==> flow/design.v <==
module convolver #(
    parameter N = 16,   
    parameter Q = 12,   
    parameter n = 416,  
    parameter k = 3,    
    parameter s = 1,    
    parameter NUM_MAC = 8  
)(
    input wire clk,
    input wire rst,
    input wire en,
    input wire [N-1:0] activation_in,
    input wire [(k*k*N)-1:0] weight, 
    input wire [N-1:0] batch_gamma,  
    input wire [N-1:0] batch_beta,   
    output wire [N-1:0] conv_out
);
    reg [N-1:0] line_buffer [(k-1)*n-1:0];
    wire [N-1:0] window_buffer [0:k*k-1];
    integer i;
    always @(posedge clk) begin
        if (rst) begin
            for (i = 0; i < (k-1)*n; i = i + 1) begin
                line_buffer[i] <= 0;
            end
        end else if (en) begin
            for (i = (k-1)*n-1; i > 0; i = i - 1) begin
                line_buffer[i] <= line_buffer[i-1];
            end
            line_buffer[0] <= activation_in;  
        end
    end
    genvar x, y;
    generate
        for (y = 0; y < k; y = y + 1) begin : window_row
            for (x = 0; x < k; x = x + 1) begin : window_col
                if (y == k-1) begin
                    assign window_buffer[y*k + x] = line_buffer[x];  
                end else begin
                    assign window_buffer[y*k + x] = line_buffer[y*n + x];
                end
            end
        end
    endgenerate
    reg [N-1:0] conv_temp;
    always @(*) begin
        conv_temp = 0;
        for (i = 0; i < k*k; i = i + 1) begin
            conv_temp = conv_temp + (($signed(window_buffer[i]) * $signed(weight[i*N +: N])) >>> Q);
        end
    end
    wire [N-1:0] bn_out;
    assign bn_out = (conv_temp * batch_gamma) + batch_beta;
    assign conv_out = (bn_out[N-1]) ? (bn_out >>> 3) : bn_out;  
endmodule
=== Reports on convolver ===
Tool output for the design above, in the order of the flow.
Line numbers count from 1 in the design file above.
Cell names lack the library's common part.
The mark -- stands for no value.

* Design top: convolver
* Clock port: clk
* Cell library: sky130hd
* Timing corner: tt_025C_1v80

=== Word level ===
Counts by Yosys on the flattened word-level netlist (proc, flatten, opt, wreduce). Print and check cells are left out. Cells with the same type and inputs are merged into one.

* Register bits: 6704
* Input port bits: 195
* Output and inout port bits: 16

* $add $sub $neg: 9
* Multipliers: 10
* Mux-type cells: 1

{| class="wikitable"
|+ Operators by type and width
! operator !! number
|-
| 16-bit by 16-bit multiplier with 16-bit output || 9
|-
| 12-bit by 16-bit multiplier with 16-bit output || 1
|-
| 16-bit adder || 1
|-
| 15-bit two-way mux || 1
|-
| 11-bit by 4-bit adder with 12-bit output || 1
|-
| 10-bit by 4-bit adder with 11-bit output || 1
|-
| 9-bit by 4-bit adder with 10-bit output || 1
|-
| 8-bit by 4-bit adder with 9-bit output || 1
|-
| 7-bit by 4-bit adder with 8-bit output || 1
|-
| 6-bit by 4-bit adder with 7-bit output || 1
|-
| 5-bit by 4-bit adder with 6-bit output || 1
|-
| 4-bit by 4-bit adder with 5-bit output || 1
|}

=== Logic depth ===
Yosys ltp: most cells in a row. Word level: on the elaborated netlist, between registers, memories and ports. Mapped: between sequential cells and ports; inverters and the memories' decode and read muxes count.

* Word-level depth: 12
* ABC_AREA: 1
* Mapped depth: 72
* Gate-level depth less buffers: 69

=== Mapped cells and area ===
The flow's flattened synthesis, as Yosys stat reports it; memories are mapped. The netlist is that of the ABC_AREA named above (0 if unset); the other value can give another one.

{| class="wikitable"
|+ Cells by type
! type !! number
|-
| dfxtp_1 || 6704
|-
| nand2_1 || 15032
|-
| a21oi_1 || 6784
|-
| fa_1 || 809
|-
| clkbuf_1 || 2243
|-
| inv_1 || 1808
|-
| ha_1 || 470
|-
| xnor2_1 || 116
|-
| xor2_1 || 113
|-
| buf_1 || 202
|-
| nand3_1 || 103
|-
| nor2_1 || 53
|-
| o21ai_0 || 28
|-
| nand3b_1 || 17
|-
| nand3_2 || 10
|-
| a21o_1 || 12
|-
| or2_2 || 10
|-
| nand2_4 || 5
|}

Not listed: further types 24, cells in them 59.

* Standard cells after synthesis: 34578
* Cell area after synthesis: 0.2663667 mm²
* Sequential area: 0.1342087 mm²
* Flip-flops: 6704
* Buffer cells: 2457

=== Path before layout ===
Source: OpenSTA report_checks on the synthesized netlist (no wires, ideal clock, input and output delay 20% of the period each), path of least setup slack; recovery checks are left aside. Register names are those of the netlist, which keeps one name where synthesis merged equal registers.

* Path type: input -> output
* Start: in weight[33]
* End: out conv_out[10]
* Period: 28.0 ns
* Input delay: 5.600 ns
* Time at the first pin: 5.600 ns
* Arrival: 17.736 ns
* Required time: 22.400 ns
* Path slack: 4.664 ns
* Path delay: 12.136 ns
* Driving pins on the path: 49
* Buffers on the path: 4
* Period reached after synthesis: 23.336 ns

"path delay" is the arrival time less input delay plus setup time.
A path that ends at an output port has no setup time.
"driving pins on the path": output pins that drive a net of the path, with the launching flip-flop's if there is one; two outputs of one cell count as two.
"period reached after synthesis" is the clock period less the worst setup slack; recovery checks do not enter. This is arithmetic on one report: input and output delays are still those of the set period (20% each).
The rows between start and end are the longest chain of elaborated cells between them; the timing report does not say that the signal goes this way. Where chains are equally long, one stands for them.
Each line given opens the expression or statement behind the cell; cells for indexed reads and writes are added by Yosys, which also makes memories of some case tables.

* Path through: clkbuf_1 -> clkbuf_1 -> nand2_1 -> fa_1 -> fa_1 -> fa_1 -> fa_1 -> inv_1 -> fa_1 -> inv_1 -> fa_1 -> inv_1 -> ha_1 -> a21oi_1 -> o21ai_0 -> a21oi_1 -> o21ai_0 -> a21o_1 -> [13 not listed] -> fa_1 -> inv_1 -> fa_1 -> fa_1 -> inv_1 -> fa_1 -> inv_1 -> ha_1 -> a21oi_1 -> o21ai_0 -> nand2_1 -> o211ai_1 -> a31oi_1 -> inv_1 -> nand3_2 -> buf_6 -> nand3_1 -> nand2_1
* Length of the longest elaborated chain: 11

{| class="wikitable"
|+ Ends and longest elaborated chain, post-synthesis
! what !! RTL line !! RTL
|-
| start, declared || 13 || <nowiki>input wire [(k*k*N)-1:0] weight,</nowiki>
|-
| 16-bit by 16-bit multiplier with 16-bit output || 49 || <nowiki>conv_temp = conv_temp + (($signed(window_buffer[i]) * $signed(weight[i*N +: N])) >>> Q);</nowiki>
|-
| 5-bit by 4-bit adder with 6-bit output || 49 ||
|-
| 6-bit by 4-bit adder with 7-bit output || 49 ||
|-
| 7-bit by 4-bit adder with 8-bit output || 49 ||
|-
| 8-bit by 4-bit adder with 9-bit output || 49 ||
|-
| 9-bit by 4-bit adder with 10-bit output || 49 ||
|-
| 10-bit by 4-bit adder with 11-bit output || 49 ||
|-
| 11-bit by 4-bit adder with 12-bit output || 49 ||
|-
| 12-bit by 16-bit multiplier with 16-bit output || 53 || <nowiki>assign bn_out = (conv_temp * batch_gamma) + batch_beta;</nowiki>
|-
| 16-bit adder || 53 ||
|-
| 15-bit two-way mux || 54 || <nowiki>assign conv_out = (bn_out[N-1]) ? (bn_out >>> 3) : bn_out;</nowiki>
|-
| end, declared || 16 || <nowiki>output wire [N-1:0] conv_out</nowiki>
|}

=== Path in the finished layout ===
Path of least setup slack in the final report of flow run 1 (OpenROAD, finished layout, wires in). Where an end is a register, its clock arrival counts in the times.

* Path type: input -> output
* Start: in weight[131]
* End: out conv_out[0]
* Period: 27.7 ns
* Input delay: 5.54 ns
* Time at the first pin: 5.54 ns
* Arrival: 18.44 ns
* Required time: 22.16 ns
* Path slack: 3.72 ns
* Driving pins on the path: 53
* Buffers on the path: 7

The rows between start and end are the longest chain of elaborated cells between them; the timing report does not say that the signal goes this way. Where chains are equally long, one stands for them.

* Path through: buf_4 -> clkbuf_16 -> nand2_1 -> fa_1 -> inv_1 -> fa_1 -> fa_1 -> inv_1 -> fa_1 -> inv_1 -> fa_1 -> fa_1 -> ha_4 -> nand2_4 -> nor2_1 -> nand3_1 -> o2111ai_2 -> a21o_1 -> [17 not listed] -> fa_1 -> fa_1 -> inv_2 -> fa_1 -> inv_2 -> ha_4 -> inv_4 -> nor4_4 -> nand2_1 -> o211ai_1 -> a31oi_4 -> inv_2 -> nand3_4 -> buf_6 -> buf_6 -> nand3_2 -> nand2_1 -> buf_2
* Length of the longest elaborated chain: 5

{| class="wikitable"
|+ Ends and longest elaborated chain, post-layout
! what !! RTL line !! RTL
|-
| start, declared || 13 || <nowiki>input wire [(k*k*N)-1:0] weight,</nowiki>
|-
| 16-bit by 16-bit multiplier with 16-bit output || 49 || <nowiki>conv_temp = conv_temp + (($signed(window_buffer[i]) * $signed(weight[i*N +: N])) >>> Q);</nowiki>
|-
| 11-bit by 4-bit adder with 12-bit output || 49 ||
|-
| 12-bit by 16-bit multiplier with 16-bit output || 53 || <nowiki>assign bn_out = (conv_temp * batch_gamma) + batch_beta;</nowiki>
|-
| 16-bit adder || 53 ||
|-
| 15-bit two-way mux || 54 || <nowiki>assign conv_out = (bn_out[N-1]) ? (bn_out >>> 3) : bn_out;</nowiki>
|-
| end, declared || 16 || <nowiki>output wire [N-1:0] conv_out</nowiki>
|}

--- measured runs ---
Flow measurements of convolver on sky130hd: 5 stored runs with different settings, listed in no order. Input and output delays are each 20% of the period that was set; the output load is 0.01 pF.
"period achieved" means the clock period less the worst setup slack. The figure is calculated, with input and output delays left at 20% of the set period.
"time on the worst setup path" means the part of the period allowed to the worst setup path (the constraints hold back 20% at inputs and 20% at outputs) less its slack; where the path has registers, the arrival times of their clocks count too.

=== Flow run 1 ===
{| class="wikitable"
! Setting !! Value
|-
| ABC_AREA || 1
|-
| CELL_PAD_IN_SITES_DETAIL_PLACEMENT || 1
|-
| CORE_ASPECT_RATIO || 0.56
|-
| CORE_UTILIZATION || 20
|-
| CTS_CLUSTER_DIAMETER || 88
|-
| CTS_CLUSTER_SIZE || 43
|-
| GPL_TIMING_DRIVEN || 0
|-
| MAX_ROUTING_LAYER || met4
|-
| MIN_ROUTING_LAYER || met1
|-
| PLACE_DENSITY_LB_ADDON || 0.11
|-
| SETUP_SLACK_MARGIN || 3.73
|-
| TNS_END_PERCENT || 95
|-
| period_ns || 27.7
|-
| CAP_MARGIN || 20
|-
| CORE_MARGIN || 2
|-
| SLEW_MARGIN || 20
|-
! Result !! Value
|-
| Synthesis area || 0.2663667 mm²
|-
| Period achieved || 23.980 ns
|-
| Total negative setup slack || 0.000 ns
|-
| Worst setup slack after layout || 3.720 ns
|-
| Utilization after layout || 23.2%
|-
| Worst-case hold slack || 0.397 ns
|-
| Full die area || 1.34147 mm²
|-
| Time on the worst setup path || 12.90 ns
|-
| Worst setup path kind || input -> output
|}

=== Flow run 2 ===
{| class="wikitable"
! Setting !! Value
|-
| GPL_TIMING_DRIVEN || 0
|-
| MIN_ROUTING_LAYER || met2
|-
| period_ns || 32.9
|-
| CAP_MARGIN || 20
|-
| CORE_MARGIN || 2
|-
| CORE_UTILIZATION || 40
|-
| SLEW_MARGIN || 20
|-
! Result !! Value
|-
| Synthesis area || 0.2699889 mm²
|-
| Period achieved || 29.002 ns
|-
| Total negative setup slack || 0.000 ns
|-
| Worst setup slack after layout || 3.898 ns
|-
| Utilization after layout || 45.6%
|-
| Worst-case hold slack || 0.445 ns
|-
| Full die area || 0.681558 mm²
|-
| Time on the worst setup path || 15.84 ns
|-
| Worst setup path kind || input -> output
|}

=== Flow run 3 ===
{| class="wikitable"
! Setting !! Value
|-
| CORE_UTILIZATION || 45
|-
| PLACE_DENSITY || 0.6
|-
| period_ns || 28.0
|-
| CAP_MARGIN || 20
|-
| CORE_MARGIN || 2
|-
| SLEW_MARGIN || 20
|-
! Result !! Value
|-
| Synthesis area || 0.2699889 mm²
|-
| Period achieved || 25.931 ns
|-
| Total negative setup slack || 0.000 ns
|-
| Worst setup slack after layout || 2.069 ns
|-
| Utilization after layout || 50.3%
|-
| Worst-case hold slack || 0.444 ns
|-
| Full die area || 0.606187 mm²
|-
| Time on the worst setup path || 14.73 ns
|-
| Worst setup path kind || input -> output
|}

=== Flow run 4 ===
{| class="wikitable"
! Setting !! Value
|-
| CAP_MARGIN || 15
|-
| CELL_PAD_IN_SITES_DETAIL_PLACEMENT || 1
|-
| CORE_MARGIN || 5
|-
| CORE_UTILIZATION || 29
|-
| CTS_CLUSTER_DIAMETER || 192
|-
| CTS_CLUSTER_SIZE || 77
|-
| GPL_ROUTABILITY_DRIVEN || 1
|-
| GPL_TIMING_DRIVEN || 1
|-
| MIN_ROUTING_LAYER || met2
|-
| PLACE_DENSITY_LB_ADDON || 0.2
|-
| SETUP_SLACK_MARGIN || 4.53
|-
| TNS_END_PERCENT || 55
|-
| period_ns || 18.0
|-
| SLEW_MARGIN || 20
|-
! Result !! Value
|-
| Synthesis area || 0.2699889 mm²
|-
| Period achieved || 20.005 ns
|-
| Total negative setup slack || -29.124 ns
|-
| Worst setup slack after layout || -2.005 ns
|-
| Utilization after layout || 31.5%
|-
| Worst-case hold slack || 0.402 ns
|-
| Full die area || 0.950391 mm²
|-
| Time on the worst setup path || 12.81 ns
|-
| Worst setup path kind || input -> output
|}

=== Flow run 5 ===
{| class="wikitable"
! Setting !! Value
|-
| ABC_AREA || 0
|-
| CAP_MARGIN || 15
|-
| CELL_PAD_IN_SITES_DETAIL_PLACEMENT || 1
|-
| CELL_PAD_IN_SITES_GLOBAL_PLACEMENT || 1
|-
| CORE_ASPECT_RATIO || 1.58
|-
| CORE_MARGIN || 5
|-
| CORE_UTILIZATION || 47
|-
| CTS_CLUSTER_DIAMETER || 274
|-
| CTS_CLUSTER_SIZE || 58
|-
| GPL_ROUTABILITY_DRIVEN || 1
|-
| GPL_TIMING_DRIVEN || 0
|-
| MAX_ROUTING_LAYER || met4
|-
| MIN_ROUTING_LAYER || met2
|-
| PLACE_DENSITY_LB_ADDON || 0.08
|-
| SETUP_SLACK_MARGIN || 4.53
|-
| TNS_END_PERCENT || 55
|-
| period_ns || 18.3
|-
| SLEW_MARGIN || 20
|-
! Result !! Value
|-
| Synthesis area || 0.2699889 mm²
|-
| Period achieved || 20.659 ns
|-
| Total negative setup slack || -34.637 ns
|-
| Worst setup slack after layout || -2.359 ns
|-
| Utilization after layout || 50.2%
|-
| Worst-case hold slack || 0.462 ns
|-
| Full die area || 0.5901 mm²
|-
| Time on the worst setup path || 13.34 ns
|-
| Worst setup path kind || input -> output
|}
--- end ---
